==> flow/design.v <==
/*verilator lint_off MULTITOP*/
module num_rpad #(
    parameter int IN_WIDTH  = 32,
    parameter int OUT_WIDTH = 32
) (
    input  logic [ IN_WIDTH-1:0] in,
    output logic [OUT_WIDTH-1:0] out
);
  localparam int EXTEND = OUT_WIDTH - IN_WIDTH;
  assign out = {in, {EXTEND{1'b0}}};
endmodule
module num_sneg #(
    parameter int WIDTH = 32
) (
    input  logic signed [WIDTH-1:0] in,
    output logic signed [WIDTH-1:0] out
);
  assign out = -in;
endmodule
module num_sabs #(
    parameter int WIDTH = 32
) (
    input  logic signed [WIDTH-1:0] in,
    output logic signed [WIDTH-1:0] out
);
  assign out = in[WIDTH-1] ? -in : in;
endmodule
module num_min #(
    parameter int WIDTH = 32
) (
    input  logic [WIDTH-1:0] left,
    input  logic [WIDTH-1:0] right,
    output logic [WIDTH-1:0] out
);
  assign out = (left < right) ? left : right;
endmodule
module num_max #(
    parameter int WIDTH = 32
) (
    input  logic [WIDTH-1:0] left,
    input  logic [WIDTH-1:0] right,
    output logic [WIDTH-1:0] out
);
  assign out = (left > right) ? left : right;
endmodule
module num_smin #(
    parameter int WIDTH = 32
) (
    input  logic signed [WIDTH-1:0] left,
    input  logic signed [WIDTH-1:0] right,
    output logic signed [WIDTH-1:0] out
);
  assign out = (left < right) ? left : right;
endmodule
module num_smax #(
    parameter int WIDTH = 32
) (
    input  logic signed [WIDTH-1:0] left,
    input  logic signed [WIDTH-1:0] right,
    output logic signed [WIDTH-1:0] out
);
  assign out = (left > right) ? left : right;
endmodule
module num_ssignbit #(
    parameter int WIDTH = 32
) (
    input logic signed [WIDTH-1:0] in,
    output logic out
);
  assign out = in[WIDTH-1];
endmodule
module num_sadd #(
    parameter int LEFT_WIDTH = 32,
    parameter int LEFT_LSB = 0,
    parameter int RIGHT_WIDTH = 32,
    parameter int RIGHT_LSB = 0,
    parameter int OUT_WIDTH = 33
) (
    input  logic signed [ LEFT_WIDTH-1:0] left,
    input  logic signed [RIGHT_WIDTH-1:0] right,
    output logic signed [  OUT_WIDTH-1:0] out
);
  logic signed [  LEFT_LSB+LEFT_WIDTH-1:0] left_aligned;
  logic signed [RIGHT_LSB+RIGHT_WIDTH-1:0] right_aligned;
  assign left_aligned = {left, {LEFT_LSB{1'b0}}};
  assign right_aligned = {right, {RIGHT_LSB{1'b0}}};
  assign out = left_aligned + right_aligned;
endmodule
module num_smul #(
    parameter int LEFT_WIDTH = 32,
    parameter int RIGHT_WIDTH = 32,
    parameter int OUT_WIDTH = 64,
    parameter int OUT_LSB = 0
) (
    input  logic signed [ LEFT_WIDTH-1:0] left,
    input  logic signed [RIGHT_WIDTH-1:0] right,
    input  logic                          go,
    input  logic                          reset,
    input  logic                          clk,
    output logic signed [  OUT_WIDTH-1:0] out,
    output logic                          done
);
  logic [1:0] done_buffer;
  assign done = done_buffer[1];
  logic signed [       LEFT_WIDTH-1:0] left_tmp;
  logic signed [      RIGHT_WIDTH-1:0] right_tmp;
  logic signed [OUT_LSB+OUT_WIDTH-1:0] out_tmp;
  assign out = out_tmp[OUT_LSB+OUT_WIDTH-1:OUT_LSB];
  always_ff @(posedge clk) begin
    if (go) begin
      done_buffer[0] <= 1;
      done_buffer[1] <= done_buffer[0];
    end else begin
      done_buffer <= 0;
    end
  end
  always_ff @(posedge clk) begin
    if (!reset && go) begin
      left_tmp  <= left;
      right_tmp <= right;
    end else begin
      left_tmp  <= 0;
      right_tmp <= 0;
    end
  end
  always_ff @(posedge clk) begin
    if (reset) begin
      out_tmp <= 0;
    end else if (go) begin
      out_tmp <= left_tmp * right_tmp;
    end else begin
      out_tmp <= out_tmp;
    end
  end
endmodule
module smul_q31 (
    input  logic        clk,
    input  logic        reset,
    input  logic        go,
    input  logic [31:0] left,
    input  logic [31:0] right,
    output logic [31:0] out,
    output logic        done
);
  num_smul #(
      .LEFT_WIDTH (32),
      .RIGHT_WIDTH(32),
      .OUT_WIDTH  (32),
      .OUT_LSB    (31)
  ) mul (
      .left (left),
      .right(right),
      .go   (go),
      .reset(reset),
      .clk  (clk),
      .out  (out),
      .done (done)
  );
endmodule
## Reports on smul_q31

The steps from the RTL of smul_q31 to its reports follow in flow order.
Lines are those of the file above, counted from 1.
Operators: Yosys type, input widths -> output width; for muxes data width and select width s.
Library cell names are shortened.
The mark -- stands for no value.

| design | value |
|---|---|
| top module | smul_q31 |
| clock | clk |
| library | sky130hd |
| corner | tt_025C_1v80 |

## Word level

Counts by Yosys on the flattened word-level netlist (proc, flatten, opt, wreduce; memories kept). Register bits leave out memories and registers merged into their read ports (data or address); mux counts leave out enables and synchronous resets folded into registers. Print and check cells are left out. Cells with the same type and inputs are merged into one.

| bit counts | value |
|---|---|
| register bits after elaboration | 129 |
| bits of input ports | 67 |
| output and inout port bits | 33 |
| word-level cells | 9 |

| operators by class | value |
|---|---|
| multiply operators | 1 |
| mux-type cells | 1 |
| reductions and logical operators | 2 |

Operators by type and width:

| operator | count |
|---|---|
| $mul 32x32->63 | 1 |
| $logic_and 1x1->1 | 1 |
| $logic_not 1->1 | 1 |
| $mux 1 | 1 |

## Logic depth

Yosys ltp: most cells in a row. Word level: on the elaborated netlist, between registers, memories and ports. Mapped: between sequential cells and ports; inverters and the memories' decode and read muxes count.

| depth | value |
|---|---|
| word-level depth | 2 |
| ABC_AREA | 0 |
| depth in mapped cells | 31 |
| depth with buffers taken out | 29 |

## Mapped cells and area

Source: synth_stat.txt of the flow (Yosys; design flattened, memories mapped). It holds for the ABC_AREA given above (unset counts as 0); a run with the other value may have another netlist.

Cell types:

| type | count | area in all (sq um) |
|---|---|---|
| fa_1 | 1072 | 2.15E+04 |
| and2_1 | 590 | 3691.04 |
| inv_1 | 969 | 3.64E+03 |
| ha_1 | 178 | 2.23E+03 |
| dfxtp_1 | 98 | 1.96E+03 |
| nand2_1 | 513 | 1.93E+03 |
| clkbuf_1 | 210 | 788.256 |
| xnor2_1 | 33 | 289.027 |
| a21oi_1 | 52 | 260.25 |
| a21o_1 | 24 | 180.173 |
| mux2i_1 | 17 | 170.163 |
| nor2b_1 | 27 | 168.912 |
| nor2_1 | 35 | 131.376 |
| o21ai_0 | 24 | 120.115 |
| nor3b_1 | 13 | 97.594 |
| o21bai_1 | 12 | 90.086 |
| nand2b_1 | 14 | 87.584 |
| nand4_1 | 14 | 87.584 |

Not listed: further types 50, cells in them 135.

| synthesis totals | value |
|---|---|
| standard cells after synthesis | 4030 |
| mapped area | 38445.6 sq um |
| area of sequential cells | 1961.9 sq um |
| flip-flops | 98 |
| buffers | 214 |

The figures by module come from a second, unflattened synthesis with its own total; it is not the netlist above.

| second synthesis, totals | value |
|---|---|
| cells (unflattened synthesis) | 4019 |
| area total of the unflattened synthesis | 38232.9 sq um |

Rows give one instance, submodules left out.

Modules:

| module | instances | cells | area (sq um) | seq. area (sq um) |
|---|---|---|---|---|
| num_smul | 1 | 4019 | 38232.9 | 1961.9 |
| smul_q31 | 1 | 0 | 0.0 | 0.0 |

## Path before layout

Path of least setup slack by OpenSTA after synthesis, without wires, with an ideal clock, recovery checks aside; 20% of the period is set as input and as output delay. Where synthesis merged equal registers, the netlist keeps one of their names.

| path after synthesis | value |
|---|---|
| path kind | register to register |
| from | register mul.left_tmp[31] |
| to | register mul.out_tmp[60] |
| clock period | 8.0 ns |
| library setup time | 0.134 ns |
| launch time at the first pin | 0.000 ns |
| arrival | 7.780 ns |
| required time | 7.866 ns |
| slack | 0.086 ns |
| delay of the path | 7.914 ns |
| stages | 27 |
| buffers on the path | 2 |
| synthesis period reached | 7.914 ns |

"delay of the path" = arrival - input delay + setup time.
"stages": output pins that drive a net of the path, with the launching flip-flop's if there is one; two outputs of one cell count as two.
"synthesis period reached" = period - worst setup slack (recovery checks aside). The figure is calculated, with input and output delays left at 20% of the set period.
The rows between start and end are the longest chain of elaborated cells between them; the timing report does not say that the signal goes this way. Where chains are equally long, one stands for them.
Each line given opens the expression or statement behind the cell; cells for indexed reads and writes are added by Yosys, which also makes memories of some case tables.
A register here has more assigning lines than the two given.

| between the ends, after synthesis | value |
|---|---|
| cells stage by stage | dfxtp_1 > clkbuf_1 > nand2_1 > inv_1 > fa_1 > inv_1 > fa_1 > fa_1 > inv_1 > fa_1 > inv_1 > fa_1 > inv_1 > fa_1 > inv_1 > fa_1 > fa_1 > inv_1 > ha_1 > clkbuf_1 > a21oi_1 > a21oi_1 > or4_1 > o221ai_4 > o21ai_2 > nor4b_4 > or4_1 |
| cells in the longest elaborated chain | 1 |
| elaborated cells between the ends (all ways) | 1 |
| RTL lines with such cells | 1 |
| classes of those cells | mul: 1 |

RTL lines, path after synthesis:

| element | line | source |
|---|---|---|
| from (decl) | 105 | `logic signed [       LEFT_WIDTH-1:0] left_tmp;` |
| from (assign) | 119 | `left_tmp  <= left;` |
| from (assign) | 122 | `left_tmp  <= 0;` |
| $mul 32x32->63 | 130 | `out_tmp <= left_tmp * right_tmp;` |
| to (assign) | 130 |  |
| to (assign) | 132 | `out_tmp <= out_tmp;` |
| to (decl) | 107 | `logic signed [OUT_LSB+OUT_WIDTH-1:0] out_tmp;` |

## Timing after layout

Path of least setup slack in the final report of run A (OpenROAD, finished layout, wires in). Where an end is a register, its clock arrival counts in the times.

| path after layout | value |
|---|---|
| path kind | register to register |
| from | register mul.right_tmp[9] |
| to | register mul.out_tmp[60] |
| clock period | 10.2 ns |
| library setup time | 0.12 ns |
| launch time at the first pin | 0.41 ns |
| arrival | 9.11 ns |
| required time | 10.49 ns |
| slack | 1.38 ns |
| stages | 23 |
| buffers on the path | 0 |

The rows between start and end are the longest chain of elaborated cells between them; the timing report does not say that the signal goes this way. Where chains are equally long, one stands for them.
A register here has more assigning lines than the two given.

| between the ends, after layout | value |
|---|---|
| cells stage by stage | dfxtp_1 > nand2_1 > fa_1 > fa_1 > fa_1 > inv_1 > fa_1 > inv_1 > fa_1 > inv_1 > fa_1 > inv_1 > fa_1 > inv_1 > fa_1 > ha_1 > a21o_1 > a21o_1 > or4_1 > o221ai_4 > o21ai_2 > nor4b_4 > or4_1 |
| cells in the longest elaborated chain | 1 |
| elaborated cells between the ends (all ways) | 1 |
| RTL lines with such cells | 1 |
| classes of those cells | mul: 1 |

RTL lines, path after layout:

| element | line | source |
|---|---|---|
| from (decl) | 106 | `logic signed [      RIGHT_WIDTH-1:0] right_tmp;` |
| from (assign) | 120 | `right_tmp <= right;` |
| from (assign) | 123 | `right_tmp <= 0;` |
| $mul 32x32->63 | 130 | `out_tmp <= left_tmp * right_tmp;` |
| to (assign) | 130 |  |
| to (assign) | 132 | `out_tmp <= out_tmp;` |
| to (decl) | 107 | `logic signed [OUT_LSB+OUT_WIDTH-1:0] out_tmp;` |

Memo
Re: implementation data of smul_q31

Settings and measured results of 2 stored flow runs for module smul_q31 (sky130hd), not sorted in any way. The constraints put input and output delay at 20% of the set period each and load the outputs with 0.01 pF.
"period achieved" means the clock period less the worst setup slack. The figure is calculated, with input and output delays left at 20% of the set period.
"time used up by the worst setup path": the worst setup path's part of the clock period (all of it between registers, 20% less for each end at a port) less its slack. A launch clock that arrives late makes it longer, a capture clock that arrives late makes it shorter.
By "overall power" is meant OpenSTA's value without simulated activity: inputs other than the clock are taken to toggle once in ten clock periods, and the tool carries that through the logic.

## Run A

==> flow/run.sh <==
#!/bin/bash
# the make line also repeats the synthesis and layout settings of config.mk as NAME=value (left out here)
make -C /OpenROAD-flow-scripts/flow DESIGN_CONFIG=/design/flow/config.mk WORK_HOME=/design/flow/orfs CLKGATE_MAP_FILE= finish
==> flow/config.mk <==
export PLATFORM = sky130hd
export DESIGN_NAME = smul_q31
export DESIGN_NICKNAME = smul_q31
export VERILOG_FILES = /design/flow/design.v
export SDC_FILE = /design/flow/constraint.sdc
export NUM_CORES = 4
export LEC_CHECK = 0
export CAP_MARGIN = 20
export CORE_MARGIN = 6
export CORE_UTILIZATION = 56
export CTS_CLUSTER_SIZE = 66
export MAX_ROUTING_LAYER = met4
export PLACE_DENSITY_LB_ADDON = 0.16
export SLEW_MARGIN = 20
==> flow/constraint.sdc <==
create_clock -name core_clock -period 10.2 [get_ports {clk}]
set_input_delay 2.0400 -clock core_clock [delete_from_list [all_inputs] [get_ports {clk}]]
set_output_delay 2.0400 -clock core_clock [all_outputs]
set_load 0.01 [all_outputs]

| result of run A | value |
|---|---|
| chip area in the Yosys report | 38445.6 sq um |
| full die area | 75084.2 sq um |
| standard-cell area after routing | 40555.1 sq um |
| utilization | 0.601 |
| lowest setup slack | 1.383 ns |
| post-route setup TNS | 0.000 ns |
| smallest hold slack | 0.450 ns |
| overall power | 2451 uW |
| period achieved | 8.817 ns |
| time used up by the worst setup path | 8.82 ns |
| worst path kind | register to register |

## Run B

==> flow/run.sh <==
#!/bin/bash
# the make line also repeats the synthesis and layout settings of config.mk as NAME=value (left out here)
make -C /OpenROAD-flow-scripts/flow DESIGN_CONFIG=/design/flow/config.mk WORK_HOME=/design/flow/orfs CLKGATE_MAP_FILE= finish
==> flow/config.mk <==
export PLATFORM = sky130hd
export DESIGN_NAME = smul_q31
export DESIGN_NICKNAME = smul_q31
export VERILOG_FILES = /design/flow/design.v
export SDC_FILE = /design/flow/constraint.sdc
export NUM_CORES = 4
export LEC_CHECK = 0
export CAP_MARGIN = 20
export CORE_ASPECT_RATIO = 1.11
export CORE_MARGIN = 2
export CORE_UTILIZATION = 36
export CTS_CLUSTER_SIZE = 47
export PLACE_DENSITY_LB_ADDON = 0.1
export SETUP_SLACK_MARGIN = -0.26
export SLEW_MARGIN = 35
export TNS_END_PERCENT = 5
==> flow/constraint.sdc <==
create_clock -name core_clock -period 9.16 [get_ports {clk}]
set_input_delay 1.8320 -clock core_clock [delete_from_list [all_inputs] [get_ports {clk}]]
set_output_delay 1.8320 -clock core_clock [all_outputs]
set_load 0.01 [all_outputs]

| result of run B | value |
|---|---|
| chip area in the Yosys report | 38445.6 sq um |
| full die area | 109426.0 sq um |
| standard-cell area after routing | 41676.2 sq um |
| utilization | 0.393 |
| lowest setup slack | 0.837 ns |
| post-route setup TNS | 0.000 ns |
| smallest hold slack | 0.432 ns |
| overall power | 2804 uW |
| period achieved | 8.323 ns |
| time used up by the worst setup path | 8.32 ns |
| worst path kind | register to register |
